==> flow/design.v <==
module mult(y,a,b);  
	output logic [15:0] y;
	input  logic [7:0] a,b;
	logic [15:0] y_tmp;
	logic [7:0]  a_tmp;
	logic [7:0]  b_tmp;
	logic [14:0] c1;
	logic [10:0] c2;            
	logic [14:0] out1;
	logic [12:0] out2;
	logic [10:0] out3;
	logic [8:0]  out4;
	logic [14:0] m_temp0;
	logic [13:0] m_temp1;
	logic [12:0] m_temp2;
	logic [11:0] m_temp3;
	logic [10:0] m_temp4;
	logic [9:0]  m_temp5;
	logic [8:0]  m_temp6;
	logic [7:0]  m_temp7;
	always_comb
		begin
			if(a[7])
				begin
					a_tmp = ~a+1'b1;
					if(b[7])
						begin
							b_tmp = ~b+1'b1;
							y = y_tmp ;
						end
					else
						begin
							b_tmp = b;
							y = ~y_tmp+1'b1;
						end
				end
			else
				begin
					a_tmp = a;
					if(b[7])
						begin
							b_tmp = ~b+1'b1;
							y = ~y_tmp+1'b1;
						end
					else
						begin
							b_tmp = b;
							y = y_tmp;
						end
				end
		end
	always_comb
		begin
			out1 = m_temp0 + m_temp1;
			out2 = m_temp2 + m_temp3;
			out3 = m_temp4 + m_temp5;
			out4 = m_temp6 + m_temp7;
			c1   = out1    + out2;
			c2   = out3    + out4;
			y_tmp= c1      + c2;
		end
	always_comb
		begin		
			m_temp0[14:7] = b_tmp[7]?a_tmp:8'b00000000;
			m_temp0[6:0]  = 7'b0000000;
			m_temp1[13:6] = b_tmp[6]?a_tmp:8'b00000000;
			m_temp1[5:0]  = 6'b000000;
			m_temp2[12:5] = b_tmp[5]?a_tmp:8'b00000000;
			m_temp2[4:0]  = 5'b00000;
			m_temp3[11:4] = b_tmp[4]?a_tmp:8'b00000000;
			m_temp3[3:0]  = 4'b0000;
			m_temp4[10:3] = b_tmp[3]?a_tmp:8'b00000000;
			m_temp4[2:0]  = 3'b000;
			m_temp5[9:2]  = b_tmp[2]?a_tmp:8'b00000000;
			m_temp5[1:0]  = 2'b00;
			m_temp6[8:1]  = b_tmp[1]?a_tmp:8'b00000000;
			m_temp6[0]    = 1'b0;
			m_temp7       = b_tmp[0]?a_tmp:8'b00000000;
		end
endmodule
	module cnm(rep,imp,rea,ima,req,imq);  
	output logic signed[15:0] rep, imp;
	input  logic signed[7:0] rea, req, ima, imq;
	logic signed[15:0] y0,y1,y2,y3;
	mult reaXreq (.y(y0), .a(rea), .b(req));
	mult imaXimq (.y(y1), .a(ima), .b(imq));
	mult reaXimq (.y(y2), .a(rea), .b(imq));
	mult imaXreq (.y(y3), .a(ima), .b(req));
	always_comb
		begin
			rep = y0-y1;
			imp = y2+y3;
		end
endmodule
module cnm_top (
    input  logic               clk,
    input  logic               rst,
    input  logic               in_valid,
    input  logic signed [7:0]  rea,
    input  logic signed [7:0]  ima,
    input  logic signed [7:0]  req,
    input  logic signed [7:0]  imq,
    output logic               out_valid,
    output logic signed [15:0] rep,
    output logic signed [15:0] imp
);
    logic signed [7:0]  rea_r, ima_r, req_r, imq_r;
    logic               valid_r;
    logic signed [15:0] rep_c, imp_c;
    cnm cnm (.rep(rep_c), .imp(imp_c), .rea(rea_r), .ima(ima_r), .req(req_r), .imq(imq_r));
    always_ff @(posedge clk) begin
        rea_r <= rea;
        ima_r <= ima;
        req_r <= req;
        imq_r <= imq;
        rep   <= rep_c;
        imp   <= imp_c;
        if (rst) begin
            valid_r   <= 1'b0;
            out_valid <= 1'b0;
        end else begin
            valid_r   <= in_valid;
            out_valid <= valid_r;
        end
    end
endmodule
# Reports on cnm_top
# Tool output for the design above before and after an edit, in the order of the flow.
# Lines under "before" count in the file above, lines under "after" in the edited file.
# "change" is "after" less "before", of the values as shown.
# Operators carry their Yosys type and port widths (W data, S select, Z words).
# Library cell names are shortened.
# Not given: -
[setup] design="cnm_top" clock_port="clk" cell_library="sky130hd" corner="tt_025C_1v80"

# The edit
# Unified diff, file above to edited file.
# The edit is scripted: it alters the design's behaviour and was not made to optimise anything.
# begin of diff
@@ -83,5 +83,8 @@
 	input  logic signed[7:0] rea, req, ima, imq;
 	logic signed[15:0] y0,y1,y2,y3;
-	mult reaXreq (.y(y0), .a(rea), .b(req));
+	wire signed [15:0] y0_0, y0_1;
+	mult reaXreq (.y(y0_0), .a(rea), .b(req));
+	mult reaXreq_2 (.y(y0_1), .a(rea), .b(~req));
+	assign y0 = y0_0 ^ y0_1;
 	mult imaXimq (.y(y1), .a(ima), .b(imq));
 	mult reaXimq (.y(y2), .a(rea), .b(imq));
# end of diff

# After elaboration
# Yosys after proc, flatten, opt, wreduce and memory -nomap, before mapping. Enables and synchronous resets that opt folds into registers are not counted as muxes. Memory bits, and registers merged into a memory's read port (data or address), are not among the register bits. Print and check cells are not counted.
[bits] item="regBits" before=66 after=66 change=0
[bits] item="in_bits" before=35 after=35 change=0
[bits] item="out_inout_bits" before=33 after=33 change=0
[bits] item="elab_cells" before=102 after=127 change=25
[op_classes] item="addsub" before=38 after=47 change=9
[op_classes] item="n_mux" before=48 after=60 change=12
[op_classes] item="n_logic" before=8 after=12 change=4
[op_table] operator="$mux W8" before=36 after=45 change=9
[op_table] operator="$mux W16" before=12 after=15 change=3
[op_table] operator="$not A8 Y8" before=4 after=6 change=2
[op_table] operator="$add A11 B10 Y11" before=4 after=5 change=1
[op_table] operator="$add A11 B9 Y11" before=4 after=5 change=1
[op_table] operator="$add A13 B12 Y13" before=4 after=5 change=1
[op_table] operator="$add A15 B11 Y16" before=4 after=5 change=1
[op_table] operator="$add A15 B13 Y15" before=4 after=5 change=1
[op_table] operator="$add A15 B14 Y15" before=4 after=5 change=1
[op_table] operator="$add A16 B1 Y16 const B" before=4 after=5 change=1
[op_table] operator="$add A8 B1 Y8 const B" before=4 after=5 change=1
[op_table] operator="$add A9 B8 Y9" before=4 after=5 change=1
[op_table] operator="$not A16 Y16" before=4 after=5 change=1
[op_table] operator="$xor A16 B16 Y16" before=0 after=1 change=1
# Unchanged operator kinds not shown: 2.

# Longest topological paths
# Depth = most cells in a row (Yosys ltp): at word level without a register or memory, in the mapped netlist without a sequential cell, where the memories' decode and read muxes count.
[depth] item="ltp_word" before=12 after=14 change=2
[depth] item="ABC_AREA" before="0" after="0"
[depth] item="ltp_mapped" before=38 after=38 change=0
[depth] item="mapped_depth_nobuf" before=36 after=36 change=0

# Netlist
# The flow's flattened synthesis, as Yosys stat reports it; memories are mapped. The netlist is that of the ABC_AREA named above (0 if unset); the other value can give another one.
[types] type="inv_1" before=168 after=226 change=58
[types] type="ha_1" before=194 after=235 change=41
[types] type="nor2_1" before=236 after=273 change=37
[types] type="o21ai_0" before=30 after=62 change=32
[types] type="xnor2_1" before=146 after=176 change=30
[types] type="nand2_1" before=145 after=174 change=29
[types] type="fa_1" before=70 after=87 change=17
[types] type="clkbuf_1" before=27 after=39 change=12
[types] type="a21oi_1" before=116 after=127 change=11
[types] type="xor2_1" before=106 after=116 change=10
[types] type="o21bai_1" before=41 after=50 change=9
[types] type="nand2b_1" before=16 after=24 change=8
[types] type="o21a_1" before=12 after=20 change=8
[types] type="a21o_1" before=40 after=47 change=7
[types] type="or2_2" before=4 after=11 change=7
[types] type="or3_1" before=12 after=18 change=6
[types] type="and2_1" before=10 after=16 change=6
[types] type="nand3_1" before=23 after=18 change=-5
# Unchanged cell types not shown: 10.
# Not every row of either side is listed.
[mapped] item="cells" before=1616 after=1980 change=364
[mapped] item="yosys_area_um2" before=12465.7 after=15077.0 change=2611.3
[mapped] item="sequential_area_um2" before=1321.3 after=1321.3 change=0.0
[mapped] item="ffs" before=66 after=66 change=0
[mapped] item="buf_cells" before=28 after=46 change=18
# The figures by module come from a second, unflattened synthesis with its own total; it is not the netlist above.
[hier_totals] item="cells_unflattened" before=1827 after=2239 change=412
[hier_totals] item="area_unflattened_um2" before=14337.5 after=17399.2 change=3061.7
# Each row is one instance without its submodules.
[modules_before] module="mult" instances=4 cells=385 mod_area_um2=2861.5
[modules_before] module="cnm" instances=1 cells=219 mod_area_um2=1557.7
[modules_before] module="cnm_top" instances=1 cells=68 mod_area_um2=1333.8
[modules_after] module="mult" instances=5 cells=385 mod_area_um2=2861.5
[modules_after] module="cnm" instances=1 cells=246 mod_area_um2=1757.9
[modules_after] module="cnm_top" instances=1 cells=68 mod_area_um2=1333.8

# Timing after synthesis
# Path of least setup slack by OpenSTA after synthesis, without wires, with an ideal clock, recovery checks aside; 20% of the period is set as input and as output delay. Where synthesis merged equal registers, the netlist keeps one of their names.
[synth_timing] item="kind" before="register to register" after="register to register"
[synth_timing] item="from" before="register req_r[0]" after="register imq_r[0]"
[synth_timing] item="to" before="register imp[15]" after="register rep[15]"
[synth_timing] item="clock_period_ps" before=7000 after=7000 change=0
[synth_timing] item="setup_time_ps" before=130 after=130 change=0
[synth_timing] item="t_first_pin_ps" before=0 after=0 change=0
[synth_timing] item="arrival_ps" before=7140 after=7268 change=128
[synth_timing] item="required_ps" before=6870 after=6870 change=0
[synth_timing] item="setup_slack_ps" before=-270 after=-397 change=-127
[synth_timing] item="path_delay_ps" before=7270 after=7398 change=128
[synth_timing] item="driving_pins" before=28 after=28 change=0
[synth_timing] item="path_buffers" before=3 after=2 change=-1
[synth_timing] item="synth_period_reached_ps" before=7270 after=7397 change=127
# "path_delay_ps" is the arrival time less input delay plus setup time.
# "driving_pins": output pins that drive a net of the path, with the launching flip-flop's if there is one; two outputs of one cell count as two.
# "synth_period_reached_ps" = period - worst setup slack (recovery checks aside). The figure is calculated, with input and output delays left at 20% of the set period.
# The rows between start and end are the longest chain of elaborated cells between them; the timing report does not say that the signal goes this way. Where chains are equally long, one stands for them.
# A line is the first line of the expression or statement that the cell stems from. Yosys adds cells for indexed reads and writes and turns some case tables into memories.
[synth_between_before] cell_sequence="dfxtp_1 -> clkbuf_1 -> inv_1 -> clkbuf_1 -> ha_1 -> mux2i_1 -> clkbuf_1 -> nor2_1 -> ha_1 -> fa_1 -> xnor2_1 -> fa_1 -> inv_1 -> ha_1 -> fa_1 -> ha_1 -> fa_1 -> nor4_1 -> or3b_2 -> nand2_1 -> xnor2_1 -> ha_1 -> and3_1 -> a311oi_1 -> a21oi_1 -> a31oi_1 -> o21ai_0 -> xnor3_1" elab_chain_len=12
[synth_lines_before] item="start, declared" line=107 rtl="logic signed [7:0]  rea_r, ima_r, req_r, imq_r;"
[synth_lines_before] item="start, assigned" line=114 rtl="req_r <= req;"
[synth_lines_before] item="$not A8 Y8" line=42 rtl="b_tmp = ~b+1'b1;"
[synth_lines_before] item="$add A8 B1 Y8" line=42
[synth_lines_before] item="$mux W8" line=40 rtl="if(b[7])"
[synth_lines_before] item="$mux W8" line=78 rtl="m_temp7 = b_tmp[0]?a_tmp:8'b00000000;"
[synth_lines_before] item="$add A9 B8 Y9" line=57 rtl="out4 = m_temp6 + m_temp7;"
[synth_lines_before] item="$add A11 B9 Y11" line=59 rtl="c2 = out3 + out4;"
[synth_lines_before] item="$add A15 B11 Y16" line=60 rtl="y_tmp= c1 + c2;"
[synth_lines_before] item="$not A16 Y16" line=43 rtl="y = ~y_tmp+1'b1;"
[synth_lines_before] item="$add A16 B1 Y16" line=43
[synth_lines_before] item="$mux W16" line=40
[synth_lines_before] item="$mux W16" line=23 rtl="if(a[7])"
[synth_lines_before] item="$add A16 B16 Y16" line=92 rtl="imp = y2+y3;"
[synth_lines_before] item="end, assigned" line=117 rtl="imp   <= imp_c;"
[synth_lines_before] item="end, declared" line=105 rtl="output logic signed [15:0] imp"
[synth_between_after] cell_sequence="dfxtp_1 -> inv_1 -> clkbuf_1 -> ha_1 -> mux2i_1 -> clkbuf_1 -> nor2_1 -> ha_1 -> a21o_1 -> a21oi_1 -> xnor2_1 -> fa_1 -> inv_1 -> fa_1 -> ha_1 -> fa_1 -> or4_1 -> nand2b_1 -> or3_1 -> nand2_1 -> xor2_1 -> ha_1 -> or3_1 -> or4_1 -> a21oi_1 -> o21ai_0 -> a31oi_1 -> xnor3_1" elab_chain_len=12
[synth_lines_after] item="start, declared" line=110 rtl="logic signed [7:0]  rea_r, ima_r, req_r, imq_r;"
[synth_lines_after] item="start, assigned" line=118 rtl="imq_r <= imq;"
[synth_lines_after] item="$not A8 Y8" line=28 rtl="b_tmp = ~b+1'b1;"
[synth_lines_after] item="$add A8 B1 Y8" line=28
[synth_lines_after] item="$mux W8" line=26 rtl="if(b[7])"
[synth_lines_after] item="$mux W8" line=78 rtl="m_temp7 = b_tmp[0]?a_tmp:8'b00000000;"
[synth_lines_after] item="$add A9 B8 Y9" line=57 rtl="out4 = m_temp6 + m_temp7;"
[synth_lines_after] item="$add A11 B9 Y11" line=59 rtl="c2 = out3 + out4;"
[synth_lines_after] item="$add A15 B11 Y16" line=60 rtl="y_tmp= c1 + c2;"
[synth_lines_after] item="$not A16 Y16" line=43 rtl="y = ~y_tmp+1'b1;"
[synth_lines_after] item="$add A16 B1 Y16" line=43
[synth_lines_after] item="$mux W16" line=40 rtl="if(b[7])"
[synth_lines_after] item="$mux W16" line=23 rtl="if(a[7])"
[synth_lines_after] item="$sub A16 B16 Y16" line=94 rtl="rep = y0-y1;"
[synth_lines_after] item="end, assigned" line=119 rtl="rep   <= rep_c;"
[synth_lines_after] item="end, declared" line=107 rtl="output logic signed [15:0] rep,"

# Worst path after layout
# From the final timing report of the runs of pair A: the path of least setup slack in the routed layout; clock arrival at registers is part of the times.
# The path's times are printed in steps of 10 ps; the period is the one set.
[layout_timing] item="kind" before="register to register" after="register to register"
[layout_timing] item="from" before="register rea_r[0]" after="register ima_r[0]"
[layout_timing] item="to" before="register imp[14]" after="register rep[15]"
[layout_timing] item="clock_period_ps" before=7000 after=7000 change=0
[layout_timing] item="setup_time_ps" before=70 after=120 change=50
[layout_timing] item="t_first_pin_ps" before=350 after=380 change=30
[layout_timing] item="arrival_ps" before=7010 after=7050 change=40
[layout_timing] item="required_ps" before=7280 after=7240 change=-40
[layout_timing] item="setup_slack_ps" before=260 after=190 change=-70
[layout_timing] item="driving_pins" before=34 after=28 change=-6
[layout_timing] item="path_buffers" before=3 after=0 change=-3
# The rows between start and end are the longest chain of elaborated cells between them; the timing report does not say that the signal goes this way. Where chains are equally long, one stands for them.
[layout_between_before] cell_sequence="dfxtp_2 -> buf_4 -> or3_4 -> o31ai_2 -> xor2_1 -> buf_4 -> buf_4 -> nor2_1 -> ha_1 -> inv_1 -> o21bai_1 -> a21oi_2 -> xor2_2 -> fa_1 -> inv_1 -> ha_1 -> inv_1 -> o21bai_1 -> a21oi_1 -> xnor2_1 -> ha_1 -> o21a_1 -> nor2_2 -> nor2_2 -> and3_1 -> o211a_1 -> nor2_1 -> o31ai_1 -> xor2_1 -> ha_1 -> inv_1 -> or4_1 -> o311a_1 -> o211ai_1" elab_chain_len=12
[layout_lines_before] item="start, declared" line=107 rtl="logic signed [7:0]  rea_r, ima_r, req_r, imq_r;"
[layout_lines_before] item="start, assigned" line=112 rtl="rea_r <= rea;"
[layout_lines_before] item="$not A8 Y8" line=25 rtl="a_tmp = ~a+1'b1;"
[layout_lines_before] item="$add A8 B1 Y8" line=25
[layout_lines_before] item="$mux W8" line=23 rtl="if(a[7])"
[layout_lines_before] item="$mux W8" line=78 rtl="m_temp7 = b_tmp[0]?a_tmp:8'b00000000;"
[layout_lines_before] item="$add A9 B8 Y9" line=57 rtl="out4 = m_temp6 + m_temp7;"
[layout_lines_before] item="$add A11 B9 Y11" line=59 rtl="c2 = out3 + out4;"
[layout_lines_before] item="$add A15 B11 Y16" line=60 rtl="y_tmp= c1 + c2;"
[layout_lines_before] item="$not A16 Y16" line=43 rtl="y = ~y_tmp+1'b1;"
[layout_lines_before] item="$add A16 B1 Y16" line=43
[layout_lines_before] item="$mux W16" line=40 rtl="if(b[7])"
[layout_lines_before] item="$mux W16" line=23
[layout_lines_before] item="$add A16 B16 Y16" line=92 rtl="imp = y2+y3;"
[layout_lines_before] item="end, assigned" line=117 rtl="imp   <= imp_c;"
[layout_lines_before] item="end, declared" line=105 rtl="output logic signed [15:0] imp"
[layout_between_after] cell_sequence="dfxtp_4 -> inv_2 -> ha_4 -> nand2_2 -> o21a_1 -> nor2_1 -> ha_2 -> inv_2 -> fa_2 -> xor2_2 -> fa_1 -> inv_1 -> ha_2 -> fa_2 -> ha_4 -> fa_2 -> or4_4 -> nand2b_4 -> or3_4 -> nand2_4 -> xor2_2 -> ha_2 -> or3_4 -> or4_4 -> a21oi_4 -> o21ai_2 -> a31oi_2 -> xnor3_1" elab_chain_len=12
[layout_lines_after] item="start, declared" line=110 rtl="logic signed [7:0]  rea_r, ima_r, req_r, imq_r;"
[layout_lines_after] item="start, assigned" line=116 rtl="ima_r <= ima;"
[layout_lines_after] item="$not A8 Y8" line=25 rtl="a_tmp = ~a+1'b1;"
[layout_lines_after] item="$add A8 B1 Y8" line=25
[layout_lines_after] item="$mux W8" line=23 rtl="if(a[7])"
[layout_lines_after] item="$mux W8" line=78 rtl="m_temp7 = b_tmp[0]?a_tmp:8'b00000000;"
[layout_lines_after] item="$add A9 B8 Y9" line=57 rtl="out4 = m_temp6 + m_temp7;"
[layout_lines_after] item="$add A11 B9 Y11" line=59 rtl="c2 = out3 + out4;"
[layout_lines_after] item="$add A15 B11 Y16" line=60 rtl="y_tmp= c1 + c2;"
[layout_lines_after] item="$not A16 Y16" line=43 rtl="y = ~y_tmp+1'b1;"
[layout_lines_after] item="$add A16 B1 Y16" line=43
[layout_lines_after] item="$mux W16" line=40 rtl="if(b[7])"
[layout_lines_after] item="$mux W16" line=23
[layout_lines_after] item="$sub A16 B16 Y16" line=94 rtl="rep = y0-y1;"
[layout_lines_after] item="end, assigned" line=119 rtl="rep   <= rep_c;"
[layout_lines_after] item="end, declared" line=107 rtl="output logic signed [15:0] rep,"

# Layout results
# Both versions went through the flow (Yosys, OpenROAD) with the same settings in each pair. Constraints: input delay and output delay 20% of the set period each, output load 0.01 pF.
[settings_pair_A] CORE_UTILIZATION=40 period_ns=7.0 CAP_MARGIN=20 CORE_MARGIN=2 SLEW_MARGIN=20
[results_pair_A] item="synthesis_area_um2" before=12465.7 after=15077.0 change=2611.3
[results_pair_A] item="final_die_area_um2" before=32592.9 after=39261.4 change=6668.5
[results_pair_A] item="final_cell_area_um2" before=15310.9 after=18941.9 change=3631.0
[results_pair_A] item="setup_ws_ps" before=265 after=195 change=-70
[results_pair_A] item="setup_tns_ps" before=0 after=0 change=0
[settings_pair_B] CAP_MARGIN=0 CELL_PAD_IN_SITES_DETAIL_PLACEMENT=1 CORE_MARGIN=5 CORE_UTILIZATION=20 CTS_CLUSTER_SIZE=17 GPL_TIMING_DRIVEN=1 PLACE_DENSITY_LB_ADDON=0.01 SETUP_SLACK_MARGIN=1.19 SLEW_MARGIN=40 TNS_END_PERCENT=20 period_ns=4.54
[results_pair_B] item="synthesis_area_um2" before=12465.7 after=15077.0 change=2611.3
[results_pair_B] item="final_die_area_um2" before=67420.7 after=80974.4 change=13553.7
[results_pair_B] item="final_cell_area_um2" before=20294.5 after=24847.6 change=4553.1
[results_pair_B] item="setup_ws_ps" before=-2143 after=-2234 change=-91
[results_pair_B] item="setup_tns_ps" before=-32004 after=-32917 change=-913
